==> flow/design.v <==
module JAM (
input CLK,
input RST,
output reg [2:0] W,
output reg [2:0] J,
input [6:0] Cost,
output [3:0] MatchCount,
output [9:0] MinCost,
output Valid );
parameter INIT  = 4'b0000;
parameter COMP  = 4'b0001;
parameter CHAN  = 4'b0010;
parameter FIND  = 4'b0011;
parameter EXCH  = 4'b0100;
parameter REV   = 4'b0101;
parameter GIVE  = 4'b0110;
parameter COUNT = 4'b0111;
parameter VALID = 4'b1000;
reg [3:0] curr_state;
reg [3:0] next_state;
parameter [0:3*128-1] mapTbl = {3'd7, 3'd6, 3'd5, 3'd6, 3'd4, 3'd6, 3'd5, 3'd6, 3'd3, 3'd6, 3'd5, 3'd6, 3'd4, 3'd6, 3'd5, 3'd6,
                            	3'd2, 3'd6, 3'd5, 3'd6, 3'd4, 3'd6, 3'd5, 3'd6, 3'd3, 3'd6, 3'd5, 3'd6, 3'd4, 3'd6, 3'd5, 3'd6,
                            	3'd1, 3'd6, 3'd5, 3'd6, 3'd4, 3'd6, 3'd5, 3'd6, 3'd3, 3'd6, 3'd5, 3'd6, 3'd4, 3'd6, 3'd5, 3'd6,
                	            3'd2, 3'd6, 3'd5, 3'd6, 3'd4, 3'd6, 3'd5, 3'd6, 3'd3, 3'd6, 3'd5, 3'd6, 3'd4, 3'd6, 3'd5, 3'd6,
                		  	    3'd0, 3'd6, 3'd5, 3'd6, 3'd4, 3'd6, 3'd5, 3'd6, 3'd3, 3'd6, 3'd5, 3'd6, 3'd4, 3'd6, 3'd5, 3'd6,
                			    3'd2, 3'd6, 3'd5, 3'd6, 3'd4, 3'd6, 3'd5, 3'd6, 3'd3, 3'd6, 3'd5, 3'd6, 3'd4, 3'd6, 3'd5, 3'd6,
                			    3'd1, 3'd6, 3'd5, 3'd6, 3'd4, 3'd6, 3'd5, 3'd6, 3'd3, 3'd6, 3'd5, 3'd6, 3'd4, 3'd6, 3'd5, 3'd6,
                				3'd2, 3'd6, 3'd5, 3'd6, 3'd4, 3'd6, 3'd5, 3'd6, 3'd3, 3'd6, 3'd5, 3'd6, 3'd4, 3'd6, 3'd5, 3'd6};
reg [0:6] compare;
reg [3:0] permutation [0:7];
reg [3:0] permutation_rot [0:7];
reg [3:0] permutation_ex [0:7];
reg [1:0] FIND_count;
wire [2:0] rot;
wire done;
reg [3:0] matchcount;
reg [9:0] mincost;
always@(posedge CLK) begin
	if(RST) curr_state <= INIT;
	else    curr_state <= next_state; 
end 
always@(*)begin
	case (curr_state)
	INIT  : next_state = COMP;
	COMP  : next_state = CHAN;  
	CHAN  : next_state = FIND;  
	FIND  : if(FIND_count==2) next_state = EXCH;  
	        else next_state = FIND;
	EXCH  : next_state = REV;  
	REV   : next_state = GIVE;  
	GIVE  : next_state = COUNT;
	COUNT : if(done) next_state = VALID;
			else next_state = COMP;
	VALID : next_state =  INIT;
	default : next_state = INIT;
	endcase
end
reg [3:0] count;
reg [9:0] cost;
reg start;
always@(posedge CLK) begin
	if(RST) start <= 0;
	else if(~RST) start <= 1;
	else start <= start;
end 
always@(posedge CLK) begin
	if(RST) begin
		W <= 0;
		J <= 0;
		count <= 1;
	end
	else begin
		W <= count >= 8 ? 0 : count;
		J <= permutation[count >= 8 ? 0 : count];
		if(count == 10) begin
			count <= 2;
			W <= 1;
			J <= permutation[1];
		end
		else begin
			count <= count + 1;
		end
	end
end
always@(posedge CLK) begin
	if(curr_state==INIT) begin
		mincost <= 10'd1023;
		matchcount <= 0;
		cost <= 0;
	end
	else if(start)begin
		cost <= cost + Cost;
		if(count == 10) begin
			if(cost < mincost)begin
				mincost <= cost;
				matchcount <= 1;
			end
			else if(cost == mincost)begin
				matchcount <= matchcount + 1;
			end
			cost <= 0;
		end
	end
end
assign MatchCount = matchcount;
assign MinCost = mincost;
always@(posedge CLK)begin
	if(curr_state == COMP) begin
		compare[6] <= permutation[6] < permutation[7];
		compare[5] <= permutation[5] < permutation[6];
		compare[4] <= permutation[4] < permutation[5];
		compare[3] <= permutation[3] < permutation[4];
		compare[2] <= permutation[2] < permutation[3];
		compare[1] <= permutation[1] < permutation[2];
		compare[0] <= permutation[0] < permutation[1];
	end
end
assign rot = mapTbl[compare*3+:3];
always @(posedge CLK) begin
	if(curr_state == CHAN) begin
  		permutation_rot[0] <= 0<=rot || (0>rot && permutation[0]<permutation[rot]) ? 8 : permutation[0];
  		permutation_rot[1] <= 1<=rot || (1>rot && permutation[1]<permutation[rot]) ? 8 : permutation[1];
  		permutation_rot[2] <= 2<=rot || (2>rot && permutation[2]<permutation[rot]) ? 8 : permutation[2];
  		permutation_rot[3] <= 3<=rot || (3>rot && permutation[3]<permutation[rot]) ? 8 : permutation[3];
  		permutation_rot[4] <= 4<=rot || (4>rot && permutation[4]<permutation[rot]) ? 8 : permutation[4];
  		permutation_rot[5] <= 5<=rot || (5>rot && permutation[5]<permutation[rot]) ? 8 : permutation[5];
  		permutation_rot[6] <= 6<=rot || (6>rot && permutation[6]<permutation[rot]) ? 8 : permutation[6];
  		permutation_rot[7] <= 7<=rot || (7>rot && permutation[7]<permutation[rot]) ? 8 : permutation[7];
  	end
end
reg [2:0] minIdx1;
reg [2:0] minIdx2;
reg [2:0] minIdx3;
reg [2:0] minIdx4;
reg [2:0] minIdx11;
reg [2:0] minIdx22;
reg [2:0] minIdx;
always@(posedge CLK)begin
	if(curr_state==INIT) begin
		FIND_count <= 0;
	end
	if(curr_state==FIND && FIND_count==0)begin
		minIdx4 <= permutation_rot[7] > permutation_rot[6] ? 6 : 7;
		minIdx3 <= permutation_rot[5] > permutation_rot[4] ? 4 : 5;
		minIdx2 <= permutation_rot[3] > permutation_rot[2] ? 2 : 3;
		minIdx1 <= permutation_rot[1] > permutation_rot[0] ? 0 : 1;
		FIND_count <= 1;
	end
	else if(curr_state==FIND && FIND_count==1)begin
		minIdx22 <= permutation_rot[minIdx4] > permutation_rot[minIdx3] ? minIdx3 : minIdx4;
		minIdx11 <= permutation_rot[minIdx2] > permutation_rot[minIdx1] ? minIdx1 : minIdx2;
		FIND_count <= 2;
	end
	else if(curr_state==FIND && FIND_count==2)begin
		minIdx <= permutation_rot[minIdx22] > permutation_rot[minIdx11] ? minIdx11 : minIdx22;
		FIND_count <= 0;
	end
	else begin
		FIND_count <= 0;
	end
end
always@(posedge CLK) begin
	if(curr_state==COMP) begin
		permutation_ex[0] <= permutation[0];
		permutation_ex[1] <= permutation[1];
		permutation_ex[2] <= permutation[2];
		permutation_ex[3] <= permutation[3];
		permutation_ex[4] <= permutation[4];
		permutation_ex[5] <= permutation[5];
		permutation_ex[6] <= permutation[6];
		permutation_ex[7] <= permutation[7];
	end
	else if(curr_state==EXCH) begin
		permutation_ex[rot] <= permutation[minIdx];
		permutation_ex[minIdx] <= permutation[rot];
	end
	else if(curr_state == REV)begin
		if(0>rot)
			permutation_ex[0] <= permutation_ex[7-(0-rot-1)];
		if(1>rot)
			permutation_ex[1] <= permutation_ex[7-(1-rot-1)];
		if(2>rot)
			permutation_ex[2] <= permutation_ex[7-(2-rot-1)];
		if(3>rot)
			permutation_ex[3] <= permutation_ex[7-(3-rot-1)];
		if(4>rot)
			permutation_ex[4] <= permutation_ex[7-(4-rot-1)];
		if(5>rot)
			permutation_ex[5] <= permutation_ex[7-(5-rot-1)];
		if(6>rot)
			permutation_ex[6] <= permutation_ex[7-(6-rot-1)];
		if(7>rot)
			permutation_ex[7] <= permutation_ex[7-(7-rot-1)];
	end
end
always@(posedge CLK)begin
	if(curr_state == INIT) begin
		permutation[0] <= 0;
		permutation[1] <= 1;
		permutation[2] <= 2;
		permutation[3] <= 3;
		permutation[4] <= 4;
		permutation[5] <= 5;
		permutation[6] <= 6;
		permutation[7] <= 7;
	end
	else if(curr_state == GIVE) begin
		permutation[0] <= permutation_ex[0];
		permutation[1] <= permutation_ex[1];
		permutation[2] <= permutation_ex[2];
		permutation[3] <= permutation_ex[3];
		permutation[4] <= permutation_ex[4];
		permutation[5] <= permutation_ex[5];
		permutation[6] <= permutation_ex[6];
		permutation[7] <= permutation_ex[7];
	end
end
assign done = compare==0;
assign Valid = (curr_state == VALID);
endmodule
-- Reports on JAM
What the tools print for JAM, step after step.
Lines are those of the file above, counted from 1.
Library cell names are shortened.
Not given: --
- top module: JAM
- clock: CLK
- library: sky130hd
- corner: tt_025C_1v80

-- After elaboration
Yosys after proc, flatten, opt, wreduce and memory -nomap, before mapping. Print and check cells are not counted. Equal cells are merged and count once.
Memory sizes are those after Yosys's memory passes, which may raise the word count (mostly to a power of two), join words into wider ones and drop unused or constant bits.
- register bits after elaboration at 101
- bits in writable memories at 32
- memories: 1
- input port bits at 9
- output and inout port bits: 21
- elaborated cells: 349
- memory list (memory ; words ; bits a word ; line ; text):
    permutation_ex ; 8 ; 4 ; 32 ; reg [3:0] permutation_ex [0:7];
- noted add/sub/neg operators: 28
- noted $mul: 1
- noted order comparisons: 40
- noted eq/ne operators: 75
- shifts and indexed selects at 1
- multiplexer cells at 128
- noted bitwise operators: 5
- reductions and logical operators at 37
- operators with widths (operator ; number):
    variable part select 384 x 10 -> 3 bit with constant A ; 1
    parallel mux 4 bit (select 8 bit) ; 9
    two-way mux 4 bit ; 65
    == test 3 bit with constant B ; 36
    less-than comparator 4 bit ; 15
    == test 3 x 2 -> 1 bit with constant B ; 18
    two-way mux 1 bit ; 40
    subtractor 1 x 3 -> 3 bit with constant A ; 10
    two-way mux 3 bit ; 10
    greater-than comparator 4 bit ; 7
    == test 3 x 1 -> 1 bit with constant B ; 9
    zero test 3 bit ; 9
    subtractor 3 x 2 -> 3 bit with constant B ; 8
    parallel mux 3 bit (select 8 bit) ; 1
    multiplier 7 x 2 -> 9 bit with constant B ; 1
    == test 4 x 3 -> 1 bit with constant B ; 4
    subtractor 3 bit with constant A ; 4
    greater-than comparator 3 bit with constant A ; 4
    less-or-equal comparator 3 bit with constant A ; 4
    logical AND 1 bit ; 11
    less-than comparator 10 bit ; 1
    == test 10 bit ; 1
    adder 10 x 7 -> 10 bit ; 1
    subtractor 9 x 9 -> 10 bit with constant A ; 1
    two-way mux 10 bit ; 1
    AND reduction 3 bit ; 3
    logical OR 1 bit ; 8
    adder 4 x 1 -> 4 bit with constant B ; 2
Not listed: further kinds 20, cells in them 31.

-- Longest topological paths
Depth = most cells in a row (Yosys ltp): at word level without a register or memory, in the mapped netlist without a sequential cell, where the memories' decode and read muxes count.
- noted word-level depth: 9
- ABC_AREA at 0
- noted gate-level depth with buffers: 33
- noted gate-level depth less buffers: 26

-- After synthesis
Yosys stat after the flow's synthesis: flattened, memories mapped to cells. It holds for the ABC_AREA given above (unset counts as 0); a run with the other value may have another netlist.
- noted standard cells after synthesis: 1575
- synthesis area at 13949.6 um2
- area of sequential cells: 4043.9 um2
- flip-flop cells: 161
- buffer cells at 94
- cell types (type ; number ; area in all (um2)):
    edfxtp_1 ; 82 ; 2.46E+03
    dfxtp_1 ; 79 ; 1.58E+03
    ha_1 ; 121 ; 1.51E+03
    mux2i_1 ; 63 ; 630.605
    mux4_2 ; 22 ; 495.475
    nand2_1 ; 127 ; 476.707
    a21oi_1 ; 91 ; 455.437
    nor2_1 ; 109 ; 409.142
    o21ai_0 ; 75 ; 375.36
    inv_1 ; 98 ; 367.853
    nand2b_1 ; 43 ; 269.008
    nand3_1 ; 48 ; 240.23
    mux2_2 ; 20 ; 225.216
    o211ai_1 ; 30 ; 225.216
    clkbuf_1 ; 55 ; 206.448
    nor2b_1 ; 31 ; 193.936
    nor3_1 ; 35 ; 175.168
    a211oi_1 ; 22 ; 165.158
Not listed: further types 88, cells in them 424.

-- Path before layout
Path of least setup slack by OpenSTA after synthesis, without wires, with an ideal clock, recovery checks aside; 20% of the period is set as input and as output delay. Where synthesis merged equal registers, the netlist keeps one of their names.
- kind: register to register
- start point: register compare[6]
- end point: register permutation_rot[7][1]
- noted clock period: 6.2 ns
- library setup time at 0.268 ns
- launch time at the first pin at 0.000 ns
- arrival at 6.524 ns
- required time: 5.932 ns
- slack at -0.592 ns
- path delay: 6.792 ns
- noted stages on the path: 31
- buffers on the path at 6
- noted period reached after synthesis: 6.792 ns
"path delay" is the arrival time less input delay plus setup time.
"stages on the path" counts driving pins, that of a launching flip-flop among them; a cell with two outputs on the path counts twice.
"period reached after synthesis" is the clock period less the worst setup slack; recovery checks do not enter. This is arithmetic on one report: input and output delays are still those of the set period (20% each).
Between the ends stands the longest chain of elaborated cells between them, by number of cells; it is not shown to be the way that was timed. Of several equally long chains one is given.
A line is the first line of the expression or statement that the cell stems from. Yosys adds cells for indexed reads and writes and turns some case tables into memories.
- cell sequence: edfxtp_1 -> clkinv_1 -> ha_1 -> fa_1 -> buf_2 -> xnor2_2 -> nor2_1 -> o311a_1 -> a2111oi_2 -> nor3_1 -> o21a_1 -> a211o_1 -> or3_1 -> buf_6 -> clkinv_4 -> clkbuf_1 -> ha_1 -> clkbuf_1 -> nor2_1 -> o221ai_2 -> or2_0 -> buf_6 -> a31o_1 -> buf_2 -> ha_1 -> a21o_1 -> a21oi_1 -> nor2_1 -> or2_2 -> a311oi_1 -> nor3_1
- length of the longest elaborated chain at 9
- elaborated cells on any way between the ends at 18
- classes of those cells: 1 x add/sub; 1 x mul; 3 x compare; 7 x eq/ne; 1 x shift; 2 x mux; 3 x reduce/logical
- RTL lines, path after synthesis (what ; line ; text):
    start, declared ; 29 ; reg [0:6] compare;
    start, assigned ; 109 ; compare[6] <= permutation[6] < permutation[7];
    multiplier 7 x 2 -> 9 bit ; 118 ; assign rot = mapTbl[compare*3+:3];
    subtractor 9 x 9 -> 10 bit ; -- ;
    variable part select 384 x 10 -> 3 bit ; 118 ;
    == test 3 bit ; 128 ; permutation_rot[7] <= 7<=rot || (7>rot && permutation[7]<permutation[rot]) ? 8 : permutation[7];
    parallel mux 4 bit (select 8 bit) ; 128 ;
    two-way mux 4 bit ; 120 ; if(curr_state == CHAN) begin
    less-than comparator 4 bit ; 128 ;
    logical AND 1 bit ; 128 ;
    logical OR 1 bit ; 128 ;
    end, assigned ; 128 ;
    end, declared ; 31 ; reg [3:0] permutation_rot [0:7];

-- Path in the finished layout
Path of least setup slack in the final report of flow run 1 (OpenROAD, finished layout, wires in). Where an end is a register, its clock arrival counts in the times.
- kind: register to register
- start point: register compare[2]
- end point: register permutation_rot[7][2]
- noted clock period: 8.24 ns
- library setup time at 0.26 ns
- launch time at the first pin at 0.43 ns
- arrival at 7.81 ns
- required time: 8.41 ns
- slack at 0.60 ns
- noted stages on the path: 26
- buffers on the path at 3
Between the ends stands the longest chain of elaborated cells between them, by number of cells; it is not shown to be the way that was timed. Of several equally long chains one is given.
- cell sequence: edfxtp_1 -> ha_1 -> inv_1 -> ha_1 -> buf_4 -> xnor2_1 -> nor2_1 -> a2111oi_0 -> o21ai_0 -> a211o_1 -> or3_1 -> buf_4 -> ha_1 -> ha_1 -> nor2_1 -> o221ai_2 -> or2_1 -> a31o_1 -> buf_4 -> ha_1 -> a21o_1 -> a21oi_1 -> nor2_1 -> or2_2 -> a311oi_1 -> nor3_1
- length of the longest elaborated chain at 9
- elaborated cells on any way between the ends at 18
- classes of those cells: 1 x add/sub; 1 x mul; 3 x compare; 7 x eq/ne; 1 x shift; 2 x mux; 3 x reduce/logical
- RTL lines, path post-layout (what ; line ; text):
    start, declared ; 29 ; reg [0:6] compare;
    start, assigned ; 113 ; compare[2] <= permutation[2] < permutation[3];
    multiplier 7 x 2 -> 9 bit ; 118 ; assign rot = mapTbl[compare*3+:3];
    subtractor 9 x 9 -> 10 bit ; -- ;
    variable part select 384 x 10 -> 3 bit ; 118 ;
    == test 3 bit ; 128 ; permutation_rot[7] <= 7<=rot || (7>rot && permutation[7]<permutation[rot]) ? 8 : permutation[7];
    parallel mux 4 bit (select 8 bit) ; 128 ;
    two-way mux 4 bit ; 120 ; if(curr_state == CHAN) begin
    less-than comparator 4 bit ; 128 ;
    logical AND 1 bit ; 128 ;
    logical OR 1 bit ; 128 ;
    end, assigned ; 128 ;
    end, declared ; 31 ; reg [3:0] permutation_rot [0:7];

Ticket comment

Below are 4 stored runs of the flow (Yosys, OpenROAD; platform sky130hd) on JAM, each with its settings and what was measured, unordered. Constraints: input delay and output delay 20% of the set period each, output load 0.01 pF.
"clock period achieved": clock period set for the run, less the worst setup slack. It is reckoned from that one timing run; input and output delays stay at 20% of the period that was set.

Flow run 1
Settings were period_ns = 8.24; CAP_MARGIN = 20; CORE_MARGIN = 2; CORE_UTILIZATION = 40; SLEW_MARGIN = 20
- noted the smallest setup slack: 0.601 ns
- clock period achieved: 7.639 ns
- chip area in the Yosys report at 13,949.6 um2
- noted the sum of negative setup slack: 0.000 ns
- noted the post-layout utilization: 44.0 %
- die area at 36,383.7 um2
- worst hold slack in the final report: 0.453 ns

Flow run 2
Settings were SETUP_SLACK_MARGIN = -0.6; period_ns = 6.2; CAP_MARGIN = 20; CORE_MARGIN = 2; CORE_UTILIZATION = 40; SLEW_MARGIN = 20
- noted the smallest setup slack: -0.079 ns
- clock period achieved: 6.279 ns
- chip area in the Yosys report at 13,949.6 um2
- noted the sum of negative setup slack: -0.271 ns
- noted the post-layout utilization: 46.1 %
- die area at 36,383.7 um2
- worst hold slack in the final report: 0.457 ns

Flow run 3
Settings were CAP_MARGIN = 10; CORE_ASPECT_RATIO = 0.73; CORE_UTILIZATION = 26; CTS_CLUSTER_DIAMETER = 327; HOLD_SLACK_MARGIN = 0.25; SETUP_SLACK_MARGIN = 0.78; SLEW_MARGIN = 15; TNS_END_PERCENT = 55; period_ns = 7.64; CORE_MARGIN = 2
- noted the smallest setup slack: 1.045 ns
- clock period achieved: 6.595 ns
- chip area in the Yosys report at 13,949.6 um2
- noted the sum of negative setup slack: 0.000 ns
- noted the post-layout utilization: 29.9 %
- die area at 55,544.1 um2
- worst hold slack in the final report: 0.470 ns

Flow run 4
Settings were CAP_MARGIN = 35; CORE_MARGIN = 7; CORE_UTILIZATION = 40; SLEW_MARGIN = 30; period_ns = 4.38
- noted the smallest setup slack: -1.548 ns
- clock period achieved: 5.928 ns
- chip area in the Yosys report at 13,949.6 um2
- noted the sum of negative setup slack: -82.408 ns
- noted the post-layout utilization: 55.2 %
- die area at 40,298.6 um2
- worst hold slack in the final report: 0.470 ns
